==> flow/design.v <==
module mem_registradores(
  input         clk,
  input         w,
  input  [4:0]  dst1,
  input  [4:0]  src1,
  input  [4:0]  src2,
  output [31:0] v1,
  output [31:0] v2,
  input  [31:0] t1);
reg [31:0] memory [31:0];
assign v1 = memory[src1];
assign v2 = memory[src2];
always @(posedge clk) begin
  if (w) begin
    memory[dst1] <= t1;
  end
end
endmodule
module alu(
  input [31:0] v1,
  input [31:0] v2,
  input [4:0]  op,
  output [31:0] alu_out);
reg [31:0] alu_out_reg;
assign alu_out = alu_out_reg;
always @(v1, v2, op) begin
  case(op)
    0: alu_out_reg = v1 + v2;
    1: alu_out_reg = v1 - v2;
    2: alu_out_reg = v1 * v2;
    3: alu_out_reg = v1 << v2;
    4: alu_out_reg = v1 & v2;
    5: alu_out_reg = v1 | v2;
    default: alu_out_reg = 32'd0;
  endcase
end
endmodule
module inst_decoder(
  input [31:0] instruction,
  output b,  
  output w,  
  output [4:0] op,  
  output i,  
  output [4:0] imm,  
  output [4:0] dst1,  
  output [4:0] src1,  
  output [4:0] src2);  
  assign op   = instruction[31:27];
  assign b    = instruction[26];
  assign w    = instruction[25];
  assign i    = instruction[24];
  assign dst1 = instruction[23:19];
  assign src1 = instruction[18:14];
  assign src2 = instruction[13:9];
  assign imm  = instruction[8:4];
endmodule
module processor(
  input clk,
  input rst,
  input [31:0] instruction,
  output [31:0] instruction_addr);
  wire b, w, i;
  wire [4:0] op;
  wire [4:0] imm;
  wire [4:0] dst1;
  wire [4:0] src1;
  wire [4:0] src2;
  wire [31:0] alu_out;
  wire [31:0] t1;
  wire [31:0] v1;
  wire [31:0] v2;
  assign t1 = i ? alu_out : imm;
  reg [31:0] pc;
  assign instruction_addr = pc;
  always @(posedge clk) begin
    if (rst)
      pc <= 0;
    else if (b)
      pc <= pc + t1;
    else
      pc <= pc + 1;
  end
  mem_registradores R(
    clk,
    w,
    dst1,
    src1,
    src2,
    v1,
    v2,
    t1);
  alu A(
    v1,
    v2,
    op,
    alu_out);
  inst_decoder D(
    instruction, 
    b, 
    w, 
    op, 
    i, 
    imm, 
    dst1, 
    src1, 
    src2);
  endmodule
# Tool chain data of processor
# What the tools print for processor, step after step.
# Line numbers count from 1 in the design file above.
# Cell names lack the library's common part.
design:
  top: "processor"
  clk_port: "clk"
  lib: "sky130hd"
  pvt_corner: "tt_025C_1v80"

# Elaborated design
# Yosys after proc, flatten, opt, wreduce and memory -nomap, before mapping. Enables and synchronous resets that opt folds into registers are not counted as muxes. Memory bits, and registers merged into a memory's read port (data or address), are not among the register bits. Print and check cells are not counted. Equal cells are merged and count once.
# Memory sizes are those after Yosys's memory passes, which may raise the word count (mostly to a power of two), join words into wider ones and drop unused or constant bits.
op_classes:
  n_reduce_logical: 1
  shift: 1
  n_logic: 2
  mux: 6
  n_eq: 5
  multipliers: 1
  n_addsub: 4
op_table:
  columns: ["cell", "count"]
  rows:
  - ["32-bit by 32-bit multiplier with 32-bit output", 1]
  - ["32-bit case mux with 6-bit select", 1]
  - ["32-bit two-way mux", 3]
  - ["32-bit adder", 2]
  - ["32-bit by 1-bit adder with 32-bit output with constant B", 1]
  - ["32-bit subtractor", 1]
  - ["32-bit bitwise AND", 1]
  - ["32-bit bitwise OR", 1]
  - ["32-bit by 32-bit left shift with 32-bit output", 1]
  - ["5-bit by 2-bit equality test with 1-bit output with constant B", 2]
  - ["5-bit by 3-bit equality test with 1-bit output with constant B", 2]
  - ["5-bit by 1-bit equality test with 1-bit output with constant B", 1]
  - ["5-bit zero test", 1]
  - ["5-bit two-way mux", 1]
  - ["1-bit two-way mux", 1]
bits:
  input_bits: 34
  word_cells: 22
  reg_bits: 32
  ramBits: 1024
  output_inout_bits: 32
  mem_count: 1
memory_table:
  columns: ["name", "words", "word_bits", "rd", "wr", "line", "source"]
  rows:
  - ["R.memory", 32, 32, 2, 1, 10, "reg [31:0] memory [31:0];"]

# Logic depth
# Yosys ltp: most cells in a row. Word level: on the elaborated netlist, between registers, memories and ports. Mapped: between sequential cells and ports; inverters and the memories' decode and read muxes count.
depth:
  ltp_word: 5
  ABC_AREA: 0
  mapped_depth: 56
  depth_no_buf: 45

# Netlist
# The flow's flattened synthesis, as Yosys stat reports it; memories are mapped. The netlist is that of the ABC_AREA named above (0 if unset); the other value can give another one.
# The area totals of this step are shown rounded.
mapped:
  stdcells: 5223
  mapped_area_mm2: 0.07029
  seqArea_mm2: 0.03139
  buffers: 312
  ff_cells: 1056
by_type:
  columns: ["cell", "count", "area_total_um2"]
  rows:
  - ["edfxtp_1", 1024, 3.07E+04]
  - ["mux4_2", 478, 1.08E+04]
  - ["fa_1", 410, 8.21E+03]
  - ["mux2i_1", 283, 2.83E+03]
  - ["ha_1", 188, 2.35E+03]
  - ["inv_1", 527, 1.98E+03]
  - ["nand2_1", 424, 1.59E+03]
  - ["nor2_1", 348, 1.31E+03]
  - ["xnor2_1", 107, 937.149]
  - ["a22oi_1", 103, 773.242]
  - ["a21oi_1", 135, 675.648]
  - ["dfxtp_1", 32, 640.614]
  - ["clkbuf_1", 168, 630.605]
  - ["and2_1", 93, 581.808]
  - ["mux2_2", 47, 529.258]
  - ["o21ai_0", 85, 425.408]
  - ["nor2b_1", 62, 387.872]
  - ["nand3_1", 75, 375.36]
# Other cell types: 62; their cells: 634.
# By module: a second synthesis without flattening, with its own total; a netlist apart from the flattened one above.
hier_totals:
  hier_cells: 6198
  area_unflattened_mm2: 0.07263
# Rows give one instance, submodules left out.
by_module:
  columns: ["mod", "mod_seq_area_mm2", "n_cells", "mod_area_mm2", "n_inst"]
  rows:
  - ["mem_registradores", 0.03075, 3386, 0.04879, 1]
  - ["alu", 0, 2408, 0.02063, 1]
  - ["processor", 0.0006406, 376, 0.002997, 1]
  - ["inst_decoder", 0, 28, 0.0002102, 1]

# Timing after synthesis
# Source: OpenSTA report_checks on the synthesized netlist (no wires, ideal clock, input and output delay 20% of the period each), path of least setup slack; recovery checks are left aside. Register names are those of the netlist, which keeps one name where synthesis merged equal registers.
synth_timing:
  path_type: "input -> register"
  from: "in instruction[11]"
  to: "reg pc[31]"
  t_required_ps: 12372
  t_first_pin_ps: 2500
  t_arrival_ps: 13961
  path_stages: 50
  slack_ps: -1589
  delay_ps: 11589
  setup_time_ps: 128
  in_delay_ps: 2500
  path_buffers: 7
  tclk_ps: 12500
  synth_period_reached_ps: 14089
# "delay_ps" = arrival - input delay + setup time.
# "path_stages": output pins that drive a net of the path, with the launching flip-flop's if there is one; two outputs of one cell count as two.
# "synth_period_reached_ps" = period - worst setup slack (recovery checks aside). The figure is calculated, with input and output delays left at 20% of the set period.
# The rows between start and end are the longest chain of elaborated cells between them; the timing report does not say that the signal goes this way. Where chains are equally long, one stands for them.
# A line is the first line of the expression or statement that the cell stems from. Yosys adds cells for indexed reads and writes and turns some case tables into memories.
# The chain passes a memory read, where the word-level depth is cut; so it can be longer than that depth.
# At most two assigning lines are given for a register; there are more.
synth_between:
  path_cell_list: "buf_2 -> buf_2 -> clkbuf_1 -> buf_1 -> mux4_2 -> mux2i_1 -> nor2_1 -> a211o_1 -> clkbuf_1 -> inv_1 -> clkbuf_1 -> buf_1 -> nor2_1 -> fa_1 -> inv_1 -> fa_1 -> inv_1 -> fa_1 -> [14 not listed] -> o21bai_1 -> a21oi_1 -> o21bai_1 -> a21oi_1 -> mux2i_1 -> a21oi_1 -> and2_1 -> ha_1 -> nor2b_1 -> o21ai_0 -> nand2b_1 -> nor2_1 -> o21ai_0 -> a21o_1 -> a21oi_1 -> xnor2_1 -> xnor2_1 -> nor2_1"
  elab_chain_len: 6
  cone_cells: 11
  cone_lines: 11
  classes_between: "add/sub (3); mul (1); shift (1); mux (3); logic (2); memory (1)"
synth_lines:
  columns: ["item", "line", "source"]
  rows:
  - ["start, declared", 60, "input [31:0] instruction,"]
  - ["memory 32 x 32 bit", 10, "reg [31:0] memory [31:0];"]
  - ["32-bit by 32-bit multiplier with 32-bit output", 30, "2: alu_out_reg = v1 * v2;"]
  - ["32-bit case mux with 6-bit select", 27, "case(op)"]
  - ["32-bit two-way mux", 72, "assign t1 = i ? alu_out : imm;"]
  - ["32-bit adder", 79, "pc <= pc + t1;"]
  - ["32-bit two-way mux", 78, "else if (b)"]
  - ["end, assigned", 79, null]
  - ["end, assigned", 81, "pc <= pc + 1;"]
  - ["end, declared", 73, "reg [31:0] pc;"]
# Some nets on the timed path still bear RTL names; the line given drives or declares the net.
synth_nets:
  columns: ["signal", "line"]
  rows:
  - ["R.t1[23]", 72]

# Path in the finished layout
# From the final timing report of job 1: the path of least setup slack in the routed layout; clock arrival at registers is part of the times.
# The path's times are printed in steps of 10 ps; the period is the one set.
layout_timing:
  path_type: "input -> register"
  from: "in instruction[16]"
  to: "reg pc[28]"
  in_delay_ps: 2500
  path_stages: 44
  t_first_pin_ps: 2500
  slack_ps: -460
  setup_time_ps: 50
  path_buffers: 8
  t_required_ps: 13160
  t_arrival_ps: 13620
  tclk_ps: 12500
# The rows between start and end are the longest chain of elaborated cells between them; the timing report does not say that the signal goes this way. Where chains are equally long, one stands for them.
# The chain passes a memory read, where the word-level depth is cut; so it can be longer than that depth.
# At most two assigning lines are given for a register; there are more.
layout_between:
  path_cell_list: "buf_4 -> buf_12 -> buf_16 -> buf_8 -> clkbuf_16 -> mux4_2 -> mux4_2 -> mux2_4 -> clkbuf_16 -> buf_4 -> nor2b_1 -> fa_1 -> fa_1 -> fa_1 -> inv_1 -> fa_1 -> inv_1 -> fa_1 -> [8 not listed] -> nor2_1 -> nand2_1 -> o21a_1 -> a21oi_4 -> o21bai_1 -> a21oi_2 -> o21bai_4 -> a21oi_4 -> mux2i_4 -> a21oi_4 -> and2_4 -> ha_4 -> nand4_1 -> buf_4 -> o31ai_4 -> a31oi_1 -> a211o_1 -> mux2_4"
  elab_chain_len: 6
  cone_cells: 11
  cone_lines: 11
  classes_between: "add/sub (3); mul (1); shift (1); mux (3); logic (2); memory (1)"
layout_lines:
  columns: ["item", "line", "source"]
  rows:
  - ["start, declared", 60, "input [31:0] instruction,"]
  - ["memory 32 x 32 bit", 10, "reg [31:0] memory [31:0];"]
  - ["32-bit by 32-bit multiplier with 32-bit output", 30, "2: alu_out_reg = v1 * v2;"]
  - ["32-bit case mux with 6-bit select", 27, "case(op)"]
  - ["32-bit two-way mux", 72, "assign t1 = i ? alu_out : imm;"]
  - ["32-bit adder", 79, "pc <= pc + t1;"]
  - ["32-bit two-way mux", 78, "else if (b)"]
  - ["end, assigned", 79, null]
  - ["end, assigned", 81, "pc <= pc + 1;"]
  - ["end, declared", 73, "reg [31:0] pc;"]
# Some nets on the timed path still bear RTL names; the line given drives or declares the net.
layout_nets:
  columns: ["signal", "line"]
  rows:
  - ["R.t1[23]", 72]

--- measured runs ---
Top module processor; platform sky130hd; tools Yosys and OpenROAD; 2 stored runs in no particular order. Input and output delays are each 20% of the period that was set; the output load is 0.01 pF.
By "achievedPeriod_ps" is meant the clock period of the run minus its worst setup slack. This is arithmetic on one report: input and output delays are still those of the set period (20% each).
"worst_path_time_ps" = time allowed to the worst setup path (clock period - input delay - output delay, where it has them) - its slack; a late launch clock adds to it, a late capture clock takes from it.
"worst_path_time_ps" is known to 10 ps.
Measured values are rounded.

--- job 1 ---
==> flow/run.sh <==
#!/bin/bash
# the make line also repeats the synthesis and layout settings of config.mk as NAME=value (left out here)
make -C /OpenROAD-flow-scripts/flow DESIGN_CONFIG=/design/flow/config.mk WORK_HOME=/design/flow/orfs CLKGATE_MAP_FILE= finish
==> flow/config.mk <==
export PLATFORM = sky130hd
export DESIGN_NAME = processor
export DESIGN_NICKNAME = processor
export VERILOG_FILES = /design/flow/design.v
export SDC_FILE = /design/flow/constraint.sdc
export NUM_CORES = 4
export LEC_CHECK = 0
export CAP_MARGIN = 0
export CORE_ASPECT_RATIO = 0.68
export CORE_MARGIN = 9
export CORE_UTILIZATION = 16
export CTS_CLUSTER_DIAMETER = 370
export CTS_CLUSTER_SIZE = 83
export GPL_ROUTABILITY_DRIVEN = 1
export GPL_TIMING_DRIVEN = 0
export HOLD_SLACK_MARGIN = 0.19
export MAX_ROUTING_LAYER = met5
export MIN_ROUTING_LAYER = met1
export PLACE_DENSITY = 0.6
export SETUP_SLACK_MARGIN = 3.49
export SLEW_MARGIN = 35
==> flow/constraint.sdc <==
create_clock -name core_clock -period 12.5 [get_ports {clk}]
set_input_delay 2.5000 -clock core_clock [delete_from_list [all_inputs] [get_ports {clk}]]
set_output_delay 2.5000 -clock core_clock [all_outputs]
set_load 0.01 [all_outputs]

==> results, as YAML <==
results:
  utilization_pct: 20.4
  synth_area_mm2: 0.07029
  worst_path_time_ps: 10460
  worst_setup_path_type: "input -> register"
  tns_ps: -2706
  final_setup_ws_ps: -457
  total_die_area_mm2: 0.464
  achievedPeriod_ps: 12957

--- job 2 ---
==> flow/run.sh <==
#!/bin/bash
# the make line also repeats the synthesis and layout settings of config.mk as NAME=value (left out here)
make -C /OpenROAD-flow-scripts/flow DESIGN_CONFIG=/design/flow/config.mk WORK_HOME=/design/flow/orfs CLKGATE_MAP_FILE= finish
==> flow/config.mk <==
export PLATFORM = sky130hd
export DESIGN_NAME = processor
export DESIGN_NICKNAME = processor
export VERILOG_FILES = /design/flow/design.v
export SDC_FILE = /design/flow/constraint.sdc
export NUM_CORES = 4
export LEC_CHECK = 0
export CAP_MARGIN = 20
export CORE_ASPECT_RATIO = 0.68
export CORE_MARGIN = 2
export CORE_UTILIZATION = 40
export GPL_TIMING_DRIVEN = 0
export HOLD_SLACK_MARGIN = 0.27
export MAX_ROUTING_LAYER = met4
export PLACE_DENSITY = 0.6
export SLEW_MARGIN = 0
==> flow/constraint.sdc <==
create_clock -name core_clock -period 12.5 [get_ports {clk}]
set_input_delay 2.5000 -clock core_clock [delete_from_list [all_inputs] [get_ports {clk}]]
set_output_delay 2.5000 -clock core_clock [all_outputs]
set_load 0.01 [all_outputs]

==> results, as YAML <==
results:
  utilization_pct: 48.9
  synth_area_mm2: 0.07029
  worst_path_time_ps: 10480
  worst_setup_path_type: "input -> register"
  tns_ps: -2149
  final_setup_ws_ps: -484
  total_die_area_mm2: 0.1792
  achievedPeriod_ps: 12984
--- end ---
